==> flow/design.v <==
module master (
	input wire clk,
	input wire rst_n,
	input wire [4:0] paddr,
	input wire [31:0] pwdata,
	input wire pwrite_in,
	input wire pready,
	output reg psel,
	output reg penable,
	output reg pwrite,
	output reg [4:0] paddr_out,
	output reg [31:0] pwdata_out
);
reg [1:0] state, next_state;
localparam IDLE = 2'b00;
localparam SETUP = 2'b01;
localparam ACCESS = 2'b10;
localparam WAIT = 2'b11;
always @(posedge clk or negedge rst_n) begin
	if(!rst_n) begin
		state <= IDLE;
	end else begin
		state <= next_state;
	end
end
always @(*) begin
	case (state)
		IDLE: begin
			next_state <=  SETUP; 
		end
		SETUP: begin
			next_state <= ACCESS;
		end
		ACCESS: begin
			next_state <= (pready) ? IDLE : WAIT;
		end
		WAIT: begin
			next_state <= (pready) ? IDLE : WAIT;
		end
	endcase
end
always @(posedge clk or negedge rst_n) begin
	if(!rst_n) begin
		psel <= 1'b0;
		penable <= 1'b0;
		pwrite <= 1'b0;
		paddr_out = 5'h00;
		pwdata_out = 32'h00000000;
	end else begin
		case (state) 
			IDLE: begin
				psel <= 1'b0;
				penable <= 1'b0;
				pwrite <= 1'b0;
			end
			SETUP: begin
				psel <= 1'b1;
				pwrite <= pwrite_in;
			end
			ACCESS: begin
				penable <= 1'b1;
				if(!pready) begin
					paddr_out <= paddr;
					pwdata_out <= pwdata;
				end 
			end
			WAIT: begin	
				if(!pready) begin
					paddr_out <= paddr;
					pwdata_out <= pwdata;
				end
			end
		endcase
	end
end	
endmodule
module slave (
	input wire clk,
	input wire rst_n,
	input wire psel,
	input wire penable,
	input wire pwrite,
	input wire [4:0] paddr,
	input wire [31:0] pwdata,
	output reg pready,
	output reg [31:0] data
);
reg [1:0] state, next_state;
reg [31:0] memory[31:0];
integer i;
reg [2:0] slave_time;
localparam IDLE = 2'b00;
localparam SETUP = 2'b01;
localparam ACCESS = 2'b10;
always @(posedge clk or negedge rst_n) begin
	if(!rst_n) begin
		state <= IDLE;
	end else begin
		state <= next_state;
	end
end
always @(*) begin
	case (state) 
		IDLE: next_state <= (psel) ? SETUP : IDLE; 
		SETUP: next_state <= (psel && penable) ? ACCESS : SETUP;
		ACCESS: next_state <= IDLE;
		default: next_state <= IDLE;
	endcase
end
always @(posedge clk or negedge rst_n) begin
	if(!rst_n) begin
		pready <= 1'b0;
		data <= 32'h00000000;
		for(i = 0; i < 32; i = i + 1) begin
			memory[i] <= 32'h00000000;
		end
		slave_time <= 3'b000;
	end else begin
		if(state == ACCESS) begin
			if(slave_time == 3'b100) begin
				if(pwrite) begin
					memory[paddr] <= pwdata;
					pready <= 1'b1;
					data <= 32'h00000000;
				end else begin
					data <= memory[paddr];
					pready <= 1'b1;
				end
				slave_time <= 3'b000;
			end else begin
				slave_time <= slave_time + 1'b1;
			end
		end else begin
			pready <= 1'b0;
		end
	end
end
endmodule
module top(
	input wire clk,
	input wire rst_n,
	input wire [4:0] paddr,
	input wire [31:0] pwdata,
	input wire pwrite_in,
	output reg [31:0] data,
	output reg pready
);
wire psel, penable, pwrite, pready_internal;
wire [4:0] paddr_internal;
wire [31:0] pwdata_internal, data_out;
master ic1 (
	.clk(clk),
	.rst_n(rst_n),
	.paddr(paddr),
	.pwdata(pwdata),
	.pwrite_in(pwrite_in),
	.pready(pready_internal),
	.psel(psel),
	.penable(penable),
	.pwrite(pwrite),
	.paddr_out(paddr_internal),
	.pwdata_out(pwdata_internal)
);
slave ic2 (
	.clk(clk),
	.rst_n(rst_n),
	.psel(psel),
	.penable(penable),
	.pwrite(pwrite),
	.paddr(paddr_internal),
	.pwdata(pwdata_internal),
	.pready(pready_internal),
	.data(data_out)
);
always @(*) begin
	pready <= pready_internal;
	data <= data_out;
end
endmodule
======== Reports on top ========
What the tools print for top, step after step.
Line numbers count from 1 in the design file above.
Library cell names are shortened.
Not given: --
set-up
  design top .............................. top
  clock input ............................. clk
  library ................................. sky130hd
  library corner .......................... tt_025C_1v80

======== Elaborated design ========
Source: Yosys, flattened and elaborated. Widths are those after wreduce. Registers that Yosys merges into a memory's read port (data or address) are not register bits. Print and check cells do not count.
storage and ports
  bits in registers ....................... 1104
  bits of input ports ..................... 40
  output and inout port bits .............. 33
cells by class
  add/subtract/negate cells ............... 1
  equal/unequal tests ..................... 39
  multiplexer cells ....................... 17
  reduce/logical cells .................... 42
operators by type and width
  operator                                              count
  case mux 32 bit (select 32 bit)                       1
  AND reduction 4 bit                                   32
  two-way mux 32 bit                                    3
  equality test 5 bit (second input constant)           16
  equality test 5 x 4 -> 1 bit (second input constant)  8
  equality test 5 x 3 -> 1 bit (second input constant)  4
  equality test 5 x 2 -> 1 bit (second input constant)  2
  two-way mux 5 bit                                     2
  equality test 2 bit (second input constant)           3
  nonzero test 2 bit                                    3
  case mux 2 bit (select 3 bit)                         1
  case mux 1 bit (select 2 bit)                         3
  equality test 5 x 1 -> 1 bit (second input constant)  1
  zero test 5 bit                                       1
  equality test 2 x 1 -> 1 bit (second input constant)  2
  != test 2 bit (second input constant)                 2
  zero test 2 bit                                       2
  AND reduction 2 bit                                   2
  case mux 2 bit (select 2 bit)                         1
  two-way mux 2 bit                                     2
  adder 3 x 1 -> 3 bit (second input constant)          1
  equality test 3 bit (second input constant)           1
  two-way mux 3 bit                                     1
  two-way mux 1 bit                                     3
  OR reduction 2 bit                                    1
  logical AND 1 bit                                     1

======== Logic depth ========
Longest topological path by Yosys (ltp), each cell counted once; first at word level (registers and memories cut), then after technology mapping (sequential cells cut; the memories' decode and read muxes count).
depth
  word-level depth ........................ 4
  ABC_AREA ................................ 0
  depth in mapped cells ................... 10

======== After synthesis ========
The flow's flattened synthesis, as Yosys stat reports it; memories are mapped. The netlist is that of the ABC_AREA named above (0 if unset); the other value can give another one.
Totals and module areas in this step are rounded.
synthesis totals
  cells in the netlist .................... 3697
  chip area (Yosys) ....................... 0.04861 mm^2
  flip-flops .............................. 1107
  buffers ................................. 348
cell types
  type       count
  dfrtp_1    1105
  mux2_2     960
  a22oi_1    263
  and3_1     159
  nand2_1    197
  buf_2      146
  mux2_1     60
  clkbuf_1   178
  a2111oi_0  45
  a221oi_1   45
  nand3_1    73
  nand4_1    51
  nor3_2     28
  o21ai_0    47
  nand3b_1   27
  nor4_1     31
  a21oi_1    31
  a22o_1     17
Not listed: further types 46, cells in them 234.
By module: a second synthesis without flattening, with its own total; a netlist apart from the flattened one above.
second synthesis, totals
  cells (unflattened synthesis) ........... 3566
  area total of the unflattened synthesis .. 0.04878 mm^2
Each row is one instance without its submodules.
modules
  module  instances  cells  area (mm^2)  sequential area (mm^2)
  slave   1          3473   0.04709      0.0266
  master  1          93     0.00169      0.001102
  top     1          0      0            0

======== Worst setup path after synthesis ========
Path of least setup slack by OpenSTA after synthesis, without wires, with an ideal clock, recovery checks aside; 20% of the period is set as input and as output delay. Where synthesis merged equal registers, the netlist keeps one of their names.
timing path post-synthesis
  path kind ............................... register -> register
  start point ............................. register ic2.slave_time[0]
  end point ............................... register ic2.memory[6][10]
  clock period ............................ 5000 ps
  setup time .............................. 125 ps
  arrival time ............................ 2045 ps
  slack ................................... 2831 ps
  path delay .............................. 2170 ps
  stages on the path ...................... 8
  buffers on the path ..................... 2
  period reached after synthesis .......... 2169 ps
"path delay" is the arrival time less input delay plus setup time.
"stages on the path" counts driving pins, that of a launching flip-flop among them; a cell with two outputs on the path counts twice.
"period reached after synthesis" is the clock period less the worst setup slack; recovery checks do not enter. This is arithmetic on one report: input and output delays are still those of the set period (20% each).
The rows between start and end are the longest chain of elaborated cells between them; the timing report does not say that the signal goes this way. Where chains are equally long, one stands for them.
Each line given opens the expression or statement behind the cell; cells for indexed reads and writes are added by Yosys, which also makes memories of some case tables.
At most two assigning lines are given for a register; there are more.
between the ends, post-synthesis
  cells stage by stage .................... dfrtp_1 -> inv_1 -> ha_1 -> nand4_1 -> buf_2 -> nor3_2 -> buf_2 -> mux2_2
  cells in the longest elaborated chain ... 2
  elaborated cells between the ends (all ways) .. 2
  RTL lines with such cells ............... 1
RTL lines, path post-synthesis
  element              RTL line  text
  start, declared      91        reg [2:0] slave_time;
  start, assigned      117       slave_time <= 3'b000;
  start, assigned      131       slave_time <= slave_time + 1'b1;
  equality test 3 bit  120       if(slave_time == 3'b100) begin
  AND reduction 4 bit  --
  end, assigned        115       memory[i] <= 32'h00000000;
  end, assigned        122       memory[paddr] <= pwdata;
  end, declared        89        reg [31:0] memory[31:0];

======== Path in the finished layout ========
Path of least setup slack in the final report of flow run A (OpenROAD, finished layout, wires in). Where an end is a register, its clock arrival counts in the times.
The report prints the path's times to 10 ps; the period is as set.
timing path after layout
  path kind ............................... register -> register
  start point ............................. register ic1.paddr_out[0]
  end point ............................... register ic2.memory[0][18]
  clock period ............................ 3910 ps
  setup time .............................. 110 ps
  arrival time ............................ 4500 ps
  slack ................................... 0 ps
  stages on the path ...................... 9
  buffers on the path ..................... 4
The rows between start and end are the longest chain of elaborated cells between them; the timing report does not say that the signal goes this way. Where chains are equally long, one stands for them.
At most two assigning lines are given for a register; there are more.
between the ends, after layout
  cells stage by stage .................... dfrtp_1 -> buf_4 -> buf_6 -> nor3_1 -> buf_2 -> nand2_1 -> nor2_2 -> buf_4 -> mux2_2
  cells in the longest elaborated chain ... 2
  elaborated cells between the ends (all ways) .. 2
RTL lines, path after layout
  element              RTL line  text
  start, declared      11        output reg [4:0] paddr_out,
  start, assigned      63        paddr_out <= paddr;
  start, assigned      69        paddr_out <= paddr;
  zero test 5 bit      122       memory[paddr] <= pwdata;
  AND reduction 4 bit  --
  end, assigned        115       memory[i] <= 32'h00000000;
  end, assigned        122
  end, declared        89        reg [31:0] memory[31:0];

Subject: top on sky130hd, stored results

Hello all,

Settings and measured results of 6 stored flow runs for module top (sky130hd), not sorted in any way. The constraints put input and output delay at 20% of the set period each and load the outputs with 0.01 pF.
"clock period achieved": clock period set for the run, less the worst setup slack. It is reckoned from that one timing run; input and output delays stay at 20% of the period that was set.
"critical path time" = time allowed to the worst setup path (clock period - input delay - output delay, where it has them) - its slack; a late launch clock adds to it, a late capture clock takes from it.
"power": no workload was simulated; the value follows from the tool's default switching activity.
"critical path time" is known to 10 ps.
Values from the reports are rounded here.

---- flow run A ----
settings
  CORE_UTILIZATION = 46
  CTS_CLUSTER_SIZE = 31
  GPL_TIMING_DRIVEN = 0
  MAX_ROUTING_LAYER = met4
  PLACE_DENSITY_LB_ADDON = 0.24
  SETUP_SLACK_MARGIN = -0.28
  SLEW_MARGIN = 40
  period_ns = 3.91
  CAP_MARGIN = 20
  CORE_MARGIN = 2
results
  power ................................... 23.16 mW
  clock period achieved ................... 3905 ps
  standard-cell area after layout ......... 0.0565 mm^2
  chip area in the Yosys report ........... 0.04861 mm^2
  die footprint ........................... 0.1083 mm^2
  critical path time ...................... 3910 ps
  worst setup path kind ................... register -> register
  worst setup slack after layout .......... 5 ps

---- flow run B ----
settings
  CORE_UTILIZATION = 40
  PLACE_DENSITY = 0.6
  period_ns = 3.91
  CAP_MARGIN = 20
  CORE_MARGIN = 2
  SLEW_MARGIN = 20
results
  power ................................... 23.24 mW
  clock period achieved ................... 3649 ps
  standard-cell area after layout ......... 0.05603 mm^2
  chip area in the Yosys report ........... 0.04861 mm^2
  die footprint ........................... 0.1243 mm^2
  critical path time ...................... 3650 ps
  worst setup path kind ................... register -> register
  worst setup slack after layout .......... 261 ps

---- flow run C ----
settings
  CORE_UTILIZATION = 40
  PLACE_DENSITY = 0.6
  period_ns = 2.7
  CAP_MARGIN = 20
  CORE_MARGIN = 2
  SLEW_MARGIN = 20
results
  power ................................... 33.18 mW
  clock period achieved ................... 2679 ps
  standard-cell area after layout ......... 0.05752 mm^2
  chip area in the Yosys report ........... 0.04861 mm^2
  die footprint ........................... 0.1243 mm^2
  critical path time ...................... 2680 ps
  worst setup path kind ................... register -> register
  worst setup slack after layout .......... 21 ps

---- flow run D ----
settings
  ABC_AREA = 1
  CORE_ASPECT_RATIO = 1.51
  CORE_MARGIN = 7
  CORE_UTILIZATION = 46
  CTS_CLUSTER_SIZE = 31
  GPL_TIMING_DRIVEN = 0
  MAX_ROUTING_LAYER = met4
  MIN_ROUTING_LAYER = met2
  PLACE_DENSITY_LB_ADDON = 0.24
  SETUP_SLACK_MARGIN = 0.61
  SLEW_MARGIN = 5
  TNS_END_PERCENT = 65
  period_ns = 5.14
  CAP_MARGIN = 20
results
  unfinished; error GRT-0116 in routing

---- flow run E ----
settings
  ABC_AREA = 0
  CELL_PAD_IN_SITES_GLOBAL_PLACEMENT = 2
  CORE_UTILIZATION = 20
  GPL_ROUTABILITY_DRIVEN = 1
  HOLD_SLACK_MARGIN = 0.02
  MIN_ROUTING_LAYER = met1
  PLACE_DENSITY = 0.94
  TNS_END_PERCENT = 35
  period_ns = 2.83
  CAP_MARGIN = 20
  CORE_MARGIN = 2
  SLEW_MARGIN = 20
results
  power ................................... 32.35 mW
  clock period achieved ................... 2860 ps
  standard-cell area after layout ......... 0.05958 mm^2
  chip area in the Yosys report ........... 0.04861 mm^2
  die footprint ........................... 0.247 mm^2
  critical path time ...................... 2860 ps
  worst setup path kind ................... register -> register
  worst setup slack after layout .......... -30 ps

---- flow run F ----
settings
  CORE_UTILIZATION = 40
  PLACE_DENSITY = 0.6
  period_ns = 5.0
  CAP_MARGIN = 20
  CORE_MARGIN = 2
  SLEW_MARGIN = 20
results
  power ................................... 17.86 mW
  clock period achieved ................... 3784 ps
  standard-cell area after layout ......... 0.05539 mm^2
  chip area in the Yosys report ........... 0.04861 mm^2
  die footprint ........................... 0.1243 mm^2
  critical path time ...................... 3780 ps
  worst setup path kind ................... register -> register
  worst setup slack after layout .......... 1216 ps

Thanks
